==> flow/design.v <==
`timescale 1ns / 1ps
module change(
input clk,
input [9:0] n,
output reg[7:0]s1,
output reg[7:0]s2,
output reg[7:0]s3
    );
parameter zero = 8'b11000000;  
parameter one = 8'b11111001;   
parameter two = 8'b10100100;   
parameter three = 8'b10110000; 
parameter four = 8'b10011001;  
parameter five = 8'b10010010;  
parameter six = 8'b10000010;   
parameter seven = 8'b11111000; 
parameter eight = 8'b10000000; 
parameter nine = 8'b10010000;  
always@(posedge clk)begin
    case(n/100)
         0: s1<=zero;
         1: s1<=one;
         2: s1<=two;
         3: s1<=three;
         4: s1<=four;
         5: s1<=five;
         6: s1<=six;
         7: s1<=seven;
         8: s1<=eight;
         9: s1<=nine;
    endcase
    case((n-(n/100)*100)/10)
         0: s2<=zero;
         1: s2<=one;
         2: s2<=two;
         3: s2<=three;
         4: s2<=four;
         5: s2<=five;
         6: s2<=six;
         7: s2<=seven;
         8: s2<=eight;
         9: s2<=nine;
    endcase
    case(n-(n/100)*100-((n-(n/100)*100)/10)*10)
         0: s3<=zero;
         1: s3<=one;
         2: s3<=two;
         3: s3<=three;
         4: s3<=four;
         5: s3<=five;
         6: s3<=six;
         7: s3<=seven;
         8: s3<=eight;
         9: s3<=nine;
        endcase
end
endmodule
`timescale 1ns / 1ps
module turn(
input clk,rst,sw,
input [0:0]next,
input [3:0]n,  
output [9:0] num, 
output reg signed [31:0] n1,
output reg signed [31:0] n2,
output reg signed [31:0] n3,
output reg[7:0] show1,
output reg[7:0]show2,
output reg[7:0]show3
    );
reg [2:0]state,next_state;
parameter zero = 8'b11000000;  
parameter one = 8'b11111001;   
parameter two = 8'b10100100;   
parameter three = 8'b10110000; 
parameter four = 8'b10011001;  
parameter five = 8'b10010010;  
parameter six = 8'b10000010;   
parameter seven = 8'b11111000; 
parameter eight = 8'b10000000; 
parameter nine = 8'b10010000;  
parameter none=8'b11110111;
parameter start=3'b000;
parameter bai=3'b000;
parameter shi=3'b010;
parameter ge=3'b011;
reg [0:0]o;
reg flag1;
reg flag2;
reg e;
always@(posedge clk)
 if(n==12)e<=1'b1;
 else e<=1'b0;
wire [0:0]flag_out;
assign flag_out = (!flag2) && flag1;
always@(posedge clk)begin
	if(rst==1)begin
		flag1 <= 1'b0;
		flag2 <= 1'b0;
	end
	else begin
		flag1 <= e;
		flag2 <= flag1 ;
	end
end
always@(posedge clk)
    if(rst)begin   
        state<=bai;
    end
    else
    if(flag_out&&sw)
              state<=next_state;
always@(posedge clk)
    if(rst) next_state<=bai;
    else
    if(sw)
    case(state)
        bai:
            next_state<=shi;
        shi:
            next_state<=ge;
        ge:
            next_state<=bai;
    endcase
assign
 num=100*n1+10*n2+n3;
always@(posedge clk)
        if(rst)
        begin 
                n1<=0;
                n2<=0;
                n3<=0;
        end
        else if(sw)begin
        case(state)
                    bai:if(n<=9)n1<=n;
                    shi:if(n<=9)n2<=n;
                    ge:if(n<=9)n3<=n;
                endcase
        end       
always@(posedge clk)
    if(rst)
    begin    
        show1<=none;
        show2<=none;
        show3<=none;
    end
    else if(sw)
    begin
        case(n1)
            0: show1<=zero;
            1: show1<=one;
            2: show1<=two;
            3: show1<=three;
            4: show1<=four;
            5: show1<=five;
            6: show1<=six;
            7: show1<=seven;
            8: show1<=eight;
            9: show1<=nine;
        endcase
        case(n2)
            0: show2<=zero;
            1: show2<=one;
            2: show2<=two;
            3: show2<=three;
            4: show2<=four;
            5: show2<=five;
            6: show2<=six;
            7: show2<=seven;
            8: show2<=eight;
            9: show2<=nine;
        endcase
        case(n3)
            0: show3<=zero;
            1: show3<=one;
            2: show3<=two;
            3: show3<=three;
            4: show3<=four;
            5: show3<=five;
            6: show3<=six;
            7: show3<=seven;
            8: show3<=eight;
            9: show3<=nine;
               endcase
    end  
endmodule
`timescale 1ns / 1ps
module manager(
input clk,rst,rstk,sw,
input [0:0]next,
input [3:0]n,
input [2:0]mode,
input [9:0]moneyget,
input [9:0]timeget,
input swm,
input [0:0]nextt,
output reg[9:0]initial_money,
output reg [9:0]per_money,
output reg[9:0]num_of_park,
output reg[9:0]initial_vipmoney,
output reg [9:0]averagetime,
output reg[63:0]show
    );  
    reg nextti;
integer sumofcar;
reg [9:0]totaltime; 
reg [9:0]totalmoney;  
parameter set=3'b000;   
parameter ok=3'b001; 
parameter fail=3'b010;
parameter simoney=3'b011; 
parameter spmoney=3'b100; 
parameter snopark=3'b101;
parameter svmoney=3'b110;
parameter satime=3'b111;
parameter set_initial_money=3'b001;  
parameter set_per_money=3'b010;  
parameter set_initial_vipmoney=3'b011;  
parameter empty_park=3'b100;  
parameter set_park=3'b101;  
parameter show_money=3'b110;   
parameter zero = 8'b11000000;  
parameter one = 8'b11111001;   
parameter two = 8'b10100100;   
parameter three = 8'b10110000;
parameter four = 8'b10011001;  
parameter five = 8'b10010010;  
parameter six = 8'b10000010;   
parameter seven = 8'b11111000; 
parameter eight = 8'b10000000; 
parameter nine = 8'b10010000;  
parameter _A = 8'b10001000;    
parameter _B = 8'b10000011;    
parameter _C = 8'b11000110;    
parameter _D = 8'b10100001;    
parameter _E = 8'b10000110;    
parameter _F = 8'b10001110;    
parameter _G = 8'b11000010;    
parameter _H = 8'b10001001;    
parameter _I = 8'b11110000;    
parameter _J = 8'b11110001;    
parameter _K = 8'b10001010;    
parameter _L = 8'b11000111;    
parameter _M = 8'b11001000;    
parameter _N = 8'b10101011;    
parameter _O = 8'b10100011;    
parameter _P = 8'b10001100;    
parameter _Q = 8'b10011000;    
parameter _R = 8'b11001110;    
parameter _S = 8'b10110110;    
parameter _T = 8'b10000111;    
parameter _U = 8'b11000001;    
parameter _V = 8'b11100011;   
parameter _W = 8'b10000001;    
parameter _X = 8'b10011011;    
parameter _Y = 8'b10010001;    
parameter _Z = 8'b10100101;    
reg swt;
wire [9:0]num;
wire [3:0]n1t;
wire [3:0]n2t;
wire [3:0]n3t;
wire [7:0]show1t;
wire [7:0]show2t;
wire [7:0]show3t;
reg [2:0]state;
reg [2:0]next_state;
wire[7:0]im1;
wire[7:0]im2;
wire[7:0]im3;
wire[7:0]pm1;
wire[7:0]pm2;
wire[7:0]pm3;
wire[7:0]vim1;
wire[7:0]vim2;
wire[7:0]vim3;
wire[7:0]np1;
wire[7:0]np2;
wire[7:0]np3;
wire[7:0]at1;
wire[7:0]at2;
wire[7:0]at3;
turn t(.clk(clk),.rst(rstk),.sw(swt),.next(nextt),.n(n),.num(num),.n1(n1t),.n2(n2t),.n3(n3t),.show1(show1t),.show2(show2t),.show3(show3t));
change im(.clk(clk),.n(initial_money),.s1(im1),.s2(im2),.s3(im3));
change pm(.clk(clk),.n(per_money),.s1(pm1),.s2(pm2),.s3(pm3));
change vim(.clk(clk),.n(initial_vipmoney),.s1(vim1),.s2(vim2),.s3(vim3));
change np(.clk(clk),.n(num_of_park),.s1(np1),.s2(np2),.s3(np3));
change at(.clk(clk),.n(averagetime),.s1(at1),.s2(at2),.s3(at3));
reg e;
reg flag1;
reg flag2;
wire [0:0]flag_out;
always@(posedge clk)
 if(n==10)e<=1'b1;
 else e<=1'b0;
assign flag_out = (!flag2) && flag1;
always@(posedge clk)begin
	if(rst==1)begin
		flag1 <= 1'b0;
		flag2 <= 1'b0;
	end
	else begin
		flag1 <= e;
		flag2 <= flag1 ;
	end
end
reg flag11;
reg flag22;
wire [0:0]flag_out1;
assign flag_out1 = (!flag22) && flag11;
always@(posedge clk)begin
	if(rst==1)begin
		flag11 <= 1'b0;
		flag22 <= 1'b0;
	end
	else begin
		flag11 <= next;
		flag22 <= flag11 ;
	end
end
always@(posedge clk)    
      if(rst)
         begin
       if(mode==show_money)
            begin
               state<=simoney;
            end
            else begin 
              state<=set;
            end
       end
      else begin
         if(flag_out)begin
            state<=next_state;          
         end
      end
always@(posedge clk)
  if(rst)begin
  initial_money<=9;
          per_money<=5;        
          initial_vipmoney<=8;
          swt<=1'b1;
          num_of_park<=8;
          show<={8'b11111111,_M,_A,_N,_A,_G,_E,_R};    
end
  else 
  if(sw)begin    if(state==ok||state==fail)begin case(state)
   ok:
                                               show<={8'b11111111,_S,_U,_C,_C,_E,_S,_S};
                                           fail:
                                               show<={24'b11111111_11111111_11111111,_E,_R,_R,_O,_R};
                                               endcase
  end
  else if(sw)
                     case(mode)
                         set_initial_money:begin
                             show<={one,32'b11111111_11111111_11111111_11111111,show1t,show2t,show3t};
                             if(next&&num<20)
                             initial_money<=num;
                         end
                         set_per_money:begin
                             show<={two,32'b11111111_11111111_11111111_11111111,show1t,show2t,show3t}; 
                             if(next&&num<20)
                             per_money<=num;
                         end  
                         set_initial_vipmoney:begin
                             show<={three,32'b11111111_11111111_11111111_11111111,show1t,show2t,show3t}; 
                             if(next&&num<20)
                             initial_vipmoney<=num;
                         end
                         empty_park:
                             show<={four,16'b11111111_11111111,_E,_M,_P,_T,_Y}; 
                         set_park:begin
                             show<={five,32'b11111111_11111111_11111111_11111111,show1t,show2t,show3t};
                             if(next&&num<20)
                             num_of_park<=num;
                             end
                         show_money:
                               case(state)
                                          simoney:
                                              show<={one,one,one,16'b11111111_11111111,im1,im2,im3};
                                          spmoney:
                                              show<={two,two,two,16'b11111111_11111111,pm1,pm2,pm3}; 
                                          snopark:
                                              show<={three,three,three,16'b11111111_11111111,np1,np2,np3};
                                          svmoney:
                                              show<={four,four,four,16'b11111111_11111111,vim1,vim2,vim3};
                                          satime: 
                                              show<={seven,seven,seven,16'b11111111_11111111,at1,at2,at3};
                                          default:
                                          show<={one,one,one,16'b11111111_11111111,im1,im2,im3};
                                              endcase
                     endcase    
end
always@(posedge clk)      
    if(rst) next_state<=set;
    else
    begin
                   if(state==ok||state==fail)begin
                   next_state<=set;
                   end
                   else
                        case(mode)
                            set_initial_money:
                             if(num<20)
                                   next_state<=ok;
                                   else  next_state<=fail;
                            set_per_money:
                          if(num<20)
                                   next_state<=ok;
                              else  next_state<=fail;
                            set_initial_vipmoney:
                              if(num<20)
                                   next_state<=ok;
                                   else  next_state<=fail;
                            set_park:
                              if(num<20)
                                   next_state<=ok;
                                 else  next_state<=fail;
                            empty_park:
                                 next_state<=ok;
                            show_money:
                            case(state)
                            simoney:
                                 next_state<=spmoney;
                            spmoney:
                                 next_state<=snopark;
                            snopark:
                                 next_state<=svmoney;
                            svmoney:
                                 next_state<=satime;
                            default:
                                 next_state<= simoney;
                             endcase
                        endcase
                    end
always@(posedge clk)
  if(rst)begin
      totaltime<=0;
      totalmoney<=0;
      sumofcar<=0;
      averagetime<=0;
  end
  else if(swm)begin
      totaltime<=totaltime+timeget;
      totalmoney<=totalmoney+moneyget;
      sumofcar<=sumofcar+1;
      averagetime<=(sumofcar==0) ? 10'd0 : totaltime/sumofcar;
  end
endmodule
# Tool chain data of manager

Tool output for the design above, in the order of the flow.
Lines are those of the file above, counted from 1.
Library cell names are shortened.
A cell with n/a has no value.

Design top: manager
Clock: clk
Cell library: sky130hd
Corner: tt_025C_1v80

# Word level

Counts by Yosys on the flattened word-level netlist (proc, flatten, opt, wreduce; memories kept). Register bits leave out memories and registers merged into their read ports (data or address). Print and check cells are left out. Cells with the same type and inputs are merged into one.

Bits of input ports: 34
Flip-flop bits (word level): 330

Reduce/logical cells: 58
Multipliers: 12
Muxes and demuxes: 32
Divide/modulo/power cells: 11
Equality and inequality tests: 180
Bitwise logic cells: 1
Order comparisons: 2
$add $sub $neg: 14

Operators by type and width:

| operator                                                        | count |
| 32-bit by 3-bit equality test with 1-bit output with constant B | 60 |
| 8-bit parallel mux with 10-bit select                           | 18 |
| 10-bit by 7-bit divider with 32-bit output with constant B      | 5 |
| 32-bit by 2-bit equality test with 1-bit output with constant B | 30 |
| 32-bit by 4-bit equality test with 1-bit output with constant B | 30 |
| 32-bit by 5-bit multiplier with 30-bit output with constant B   | 5 |
| 32-bit by 4-bit divider with 32-bit output with constant B      | 5 |
| 32-bit zero test                                                | 19 |
| 32-bit by 1-bit equality test with 1-bit output with constant B | 15 |
| 32-bit by 3-bit multiplier with 31-bit output with constant B   | 5 |
| 64-bit parallel mux with 6-bit select                           | 1 |
| 10-bit by 32-bit divider with 32-bit output                     | 1 |
| 63-bit parallel mux with 4-bit select                           | 1 |
| 10-bit nonzero test                                             | 18 |
| 10-bit by 32-bit subtractor with 32-bit output                  | 5 |
| 32-bit subtractor                                               | 5 |
| 64-bit parallel mux with 2-bit select                           | 1 |
| 64-bit two-way mux                                              | 1 |
| 4-bit by 3-bit equality test with 1-bit output with constant B  | 12 |
| 32-bit by 2-bit adder with 32-bit output with constant B        | 1 |
| 4-bit equality test with constant B                             | 8 |
| 5-bit by 4-bit multiplier with 8-bit output with constant A     | 1 |
| 4-bit by 2-bit equality test with 1-bit output with constant B  | 6 |
| 3-bit equality test with constant B                             | 7 |
| 3-bit by 4-bit multiplier with 7-bit output with constant A     | 1 |
| 10-bit adder                                                    | 2 |
| 3-bit by 2-bit equality test with 1-bit output with constant B  | 6 |
| 3-bit parallel mux with 3-bit select                            | 2 |

Other operator kinds: 25; their cells: 39.

# Longest topological paths

Yosys ltp: most cells in a row. Word level: on the elaborated netlist, between registers, memories and ports. Mapped: between sequential cells and ports; inverters and the memories' decode and read muxes count.

Depth after elaboration: 8
ABC_AREA: 1
Depth in mapped cells: 529

# Mapped cells and area

The flow's flattened synthesis, as Yosys stat reports it; memories are mapped. The netlist is that of the ABC_AREA named above (0 if unset); the other value can give another one.
Totals and module areas in this step are rounded.

Cells by type:

| type     | count | total area (um^2) |
| ha_1     | 1,136 | 1.42E+04 |
| nand2_1  | 2,463 | 9.25E+03 |
| inv_1    | 1,435 | 5.39E+03 |
| a21oi_1  | 977   | 4,889.69 |
| dfxtp_1  | 185   | 3.7E+03 |
| xor2_1   | 399   | 3.49E+03 |
| edfxtp_1 | 108   | 3,243.11 |
| nand3_1  | 644   | 3.22E+03 |
| o21ai_0  | 560   | 2.8E+03 |
| xnor2_1  | 280   | 2.45E+03 |
| nor2_1   | 642   | 2.41E+03 |
| nand4_1  | 126   | 788.256 |
| nand2_4  | 67    | 754.474 |
| nand2_2  | 120   | 750.72 |
| nor3_1   | 136   | 680.653 |
| or2_2    | 106   | 663.136 |
| o21bai_1 | 80    | 600.576 |
| fa_1     | 21    | 420.403 |

Other cell types: 71; their cells: 918.

Sequential part of the area: 6,900 um^2
Mapped flip-flops: 293
Cells in the netlist: 10,403
Buffers: 161
Cell area after synthesis: 66,000 um^2

# Timing after synthesis

OpenSTA on the mapped netlist: ideal clock, no wires. The path of least setup slack (recovery checks aside). Input and output delay are each 20% of the period. Register names are those of the netlist, which keeps one name where synthesis merged equal registers.

Path type: register to register
Start: register sumofcar[7]
End: register averagetime[0]
Setup time: 70 ps
Stages on the path: 494
Period: 120,000 ps
Path delay: 65,812 ps
Path slack: 54,188 ps
Arrival: 65,742 ps
Synthesis period reached: 65,812 ps

"path delay" = arrival - input delay + setup time.
"stages on the path" counts driving pins, that of a launching flip-flop among them; a cell with two outputs on the path counts twice.
"synthesis period reached" = period - worst setup slack (recovery checks aside). The figure is calculated, with input and output delays left at 20% of the set period.
The rows between start and end are the longest chain of elaborated cells between them; the timing report does not say that the signal goes this way. Where chains are equally long, one stands for them.
Each line given opens the expression or statement behind the cell; cells for indexed reads and writes are added by Yosys, which also makes memories of some case tables.

Cells stage by stage: dfxtp_1 clkinv_1 nand2_1 nor2_1 nand2_1 nor2_1 nand2_1 nand2_1 nand2_1 inv_1 ha_1 inv_1 nor4_1 nand4_1 nand2_1 mux2i_1 ha_1 nand2_1 [... 458 more ...] a21oi_1 clkinv_1 clkbuf_1 nand2_1 o21ai_0 ha_1 nand2_1 o21ai_0 a21oi_1 o21bai_1 a21o_1 a21oi_1 o221a_2 o221ai_1 nand4_1 a2111oi_0 o21ai_0 a21oi_1
Length of the longest elaborated chain: 2

Ends and longest elaborated chain, post-synthesis:

| element                                     | line | text |
| start: declaration                          | 206  | `integer sumofcar;` |
| start: assignment                           | 442  | `sumofcar<=0;` |
| start: assignment                           | 448  | `sumofcar<=sumofcar+1;` |
| 10-bit by 32-bit divider with 32-bit output | 449  | `averagetime<=(sumofcar==0) ? 10'd0 : totaltime/sumofcar;` |
| 10-bit two-way mux                          | 449  |  |
| end: assignment                             | 443  | `averagetime<=0;` |
| end: assignment                             | 449  |  |
| end: declaration                            | 202  | `output reg [9:0]averagetime,` |

# Worst path after layout

From the final timing report of flow run B: the path of least setup slack in the routed layout; clock arrival at registers is part of the times.
The path's times are printed in steps of 10 ps; the period is the one set.

Path type: register to register
Start: register sumofcar[14]
End: register averagetime[0]
Path slack: -3,240 ps
Period: 57,100 ps
Stages on the path: 488
Setup time: 80 ps
Arrival: 60,930 ps

The rows between start and end are the longest chain of elaborated cells between them; the timing report does not say that the signal goes this way. Where chains are equally long, one stands for them.

Cells stage by stage: dfxtp_2 buf_6 nor2_4 nand2_2 nor2_4 buf_6 nand2_2 nor2_4 nand2_2 nand2_2 nand2_2 inv_2 ha_4 buf_4 nand2_2 nand3_2 nand2_2 nand2_2 [... 452 more ...] buf_6 buf_6 buf_6 buf_12 o21ai_0 ha_1 inv_1 o21bai_1 a21o_1 a21oi_1 o221a_2 o221ai_2 nand4_1 a2111oi_2 buf_4 o21ai_0 buf_4 a21oi_1
Length of the longest elaborated chain: 2

Ends and longest elaborated chain, after layout:

| element                                     | line | text |
| start: declaration                          | 206  | `integer sumofcar;` |
| start: assignment                           | 442  | `sumofcar<=0;` |
| start: assignment                           | 448  | `sumofcar<=sumofcar+1;` |
| 10-bit by 32-bit divider with 32-bit output | 449  | `averagetime<=(sumofcar==0) ? 10'd0 : totaltime/sumofcar;` |
| 10-bit two-way mux                          | 449  |  |
| end: assignment                             | 443  | `averagetime<=0;` |
| end: assignment                             | 449  |  |
| end: declaration                            | 202  | `output reg [9:0]averagetime,` |

FLOW RESULTS
============

Below are 5 stored runs of the flow (Yosys, OpenROAD; platform sky130hd) on manager, each with its settings and what was measured, unordered. Constraints: input delay and output delay 20% of the set period each, output load 0.01 pF.
By "clock period reached" is meant the clock period of the run minus its worst setup slack. This is arithmetic on one report: input and output delays are still those of the set period (20% each).
"critical path time" is the time allowed to the run's worst setup path (the clock period less input and output delay, where it has them) less its slack. Clock arrival times count: a late capture clock shortens it, a late launch clock lengthens it.
"critical path time" is given in steps of 10 ps.
The results are shown rounded.
Settings: . = not set for that run.
Among the results, . means that no value is shown for the run.

| setting or result                        | flow run A | flow run B           | flow run C           | flow run D           | flow run E           |
| ABC_AREA                                 | 0          | 1                    | 1                    | 1                    | .                    |
| CAP_MARGIN                               | 20         | 0                    | 0                    | 0                    | 5                    |
| CELL_PAD_IN_SITES_GLOBAL_PLACEMENT       | 0          | 0                    | 2                    | 2                    | 0                    |
| CORE_UTILIZATION                         | 61         | 19                   | 19                   | 19                   | 19                   |
| CTS_CLUSTER_DIAMETER                     | 60         | 129                  | 129                  | 129                  | 227                  |
| MAX_ROUTING_LAYER                        | met5       | met4                 | met4                 | met4                 | met4                 |
| PLACE_DENSITY_LB_ADDON                   | 0.27       | 0.02                 | 0.21                 | 0.12                 | .                    |
| SETUP_SLACK_MARGIN                       | 0.53       | 2.35                 | 2.35                 | 2.35                 | 2.35                 |
| TNS_END_PERCENT                          | 95         | .                    | .                    | .                    | .                    |
| period_ns                                | 57.4       | 57.1                 | 57.1                 | 57.1                 | 170.0                |
| CORE_MARGIN                              | 2          | 10                   | 7                    | 10                   | 2                    |
| SLEW_MARGIN                              | 20         | 20                   | 20                   | 20                   | 20                   |
| GPL_ROUTABILITY_DRIVEN                   | .          | 0                    | 1                    | 1                    | 0                    |
| GPL_TIMING_DRIVEN                        | .          | 1                    | 1                    | 1                    | 1                    |
| HOLD_SLACK_MARGIN                        | .          | 0.25                 | 0.25                 | 0.25                 | 0.06                 |
| MIN_ROUTING_LAYER                        | .          | met1                 | met1                 | met1                 | met1                 |
| CELL_PAD_IN_SITES_DETAIL_PLACEMENT       | .          | .                    | 2                    | .                    | .                    |
| PLACE_DENSITY                            | .          | .                    | .                    | .                    | 0.9                  |
| clock period reached (ps)                | .          | 60,336               | 63,008               | 60,671               | 93,894               |
| worst setup slack after layout (ps)      | .          | -3,200               | -5,900               | -3,600               | 76,000               |
| utilization after routing                | .          | 0.29                 | 0.29                 | 0.29                 | 0.21                 |
| standard-cell area after routing (um^2)  | .          | 99,000               | 100,000              | 100,000              | 76,000               |
| critical path time (ps)                  | .          | 60,340               | 63,010               | 60,670               | 93,890               |
| critical path type                       | .          | register to register | register to register | register to register | register to register |
| final worst hold slack (ps)              | .          | 400                  | 400                  | 400                  | 460                  |
| summed negative setup slack (ps)         | .          | -5,000               | -11,000              | -5,700               | 0                    |
| die area (um^2)                          | .          | 370,000              | 370,000              | 370,000              | 360,000              |
| chip area after synthesis (Yosys) (um^2) | .          | 66,000               | 66,000               | 66,000               | 68,000               |

Flow run A: incomplete, routing halted on ODB-0269
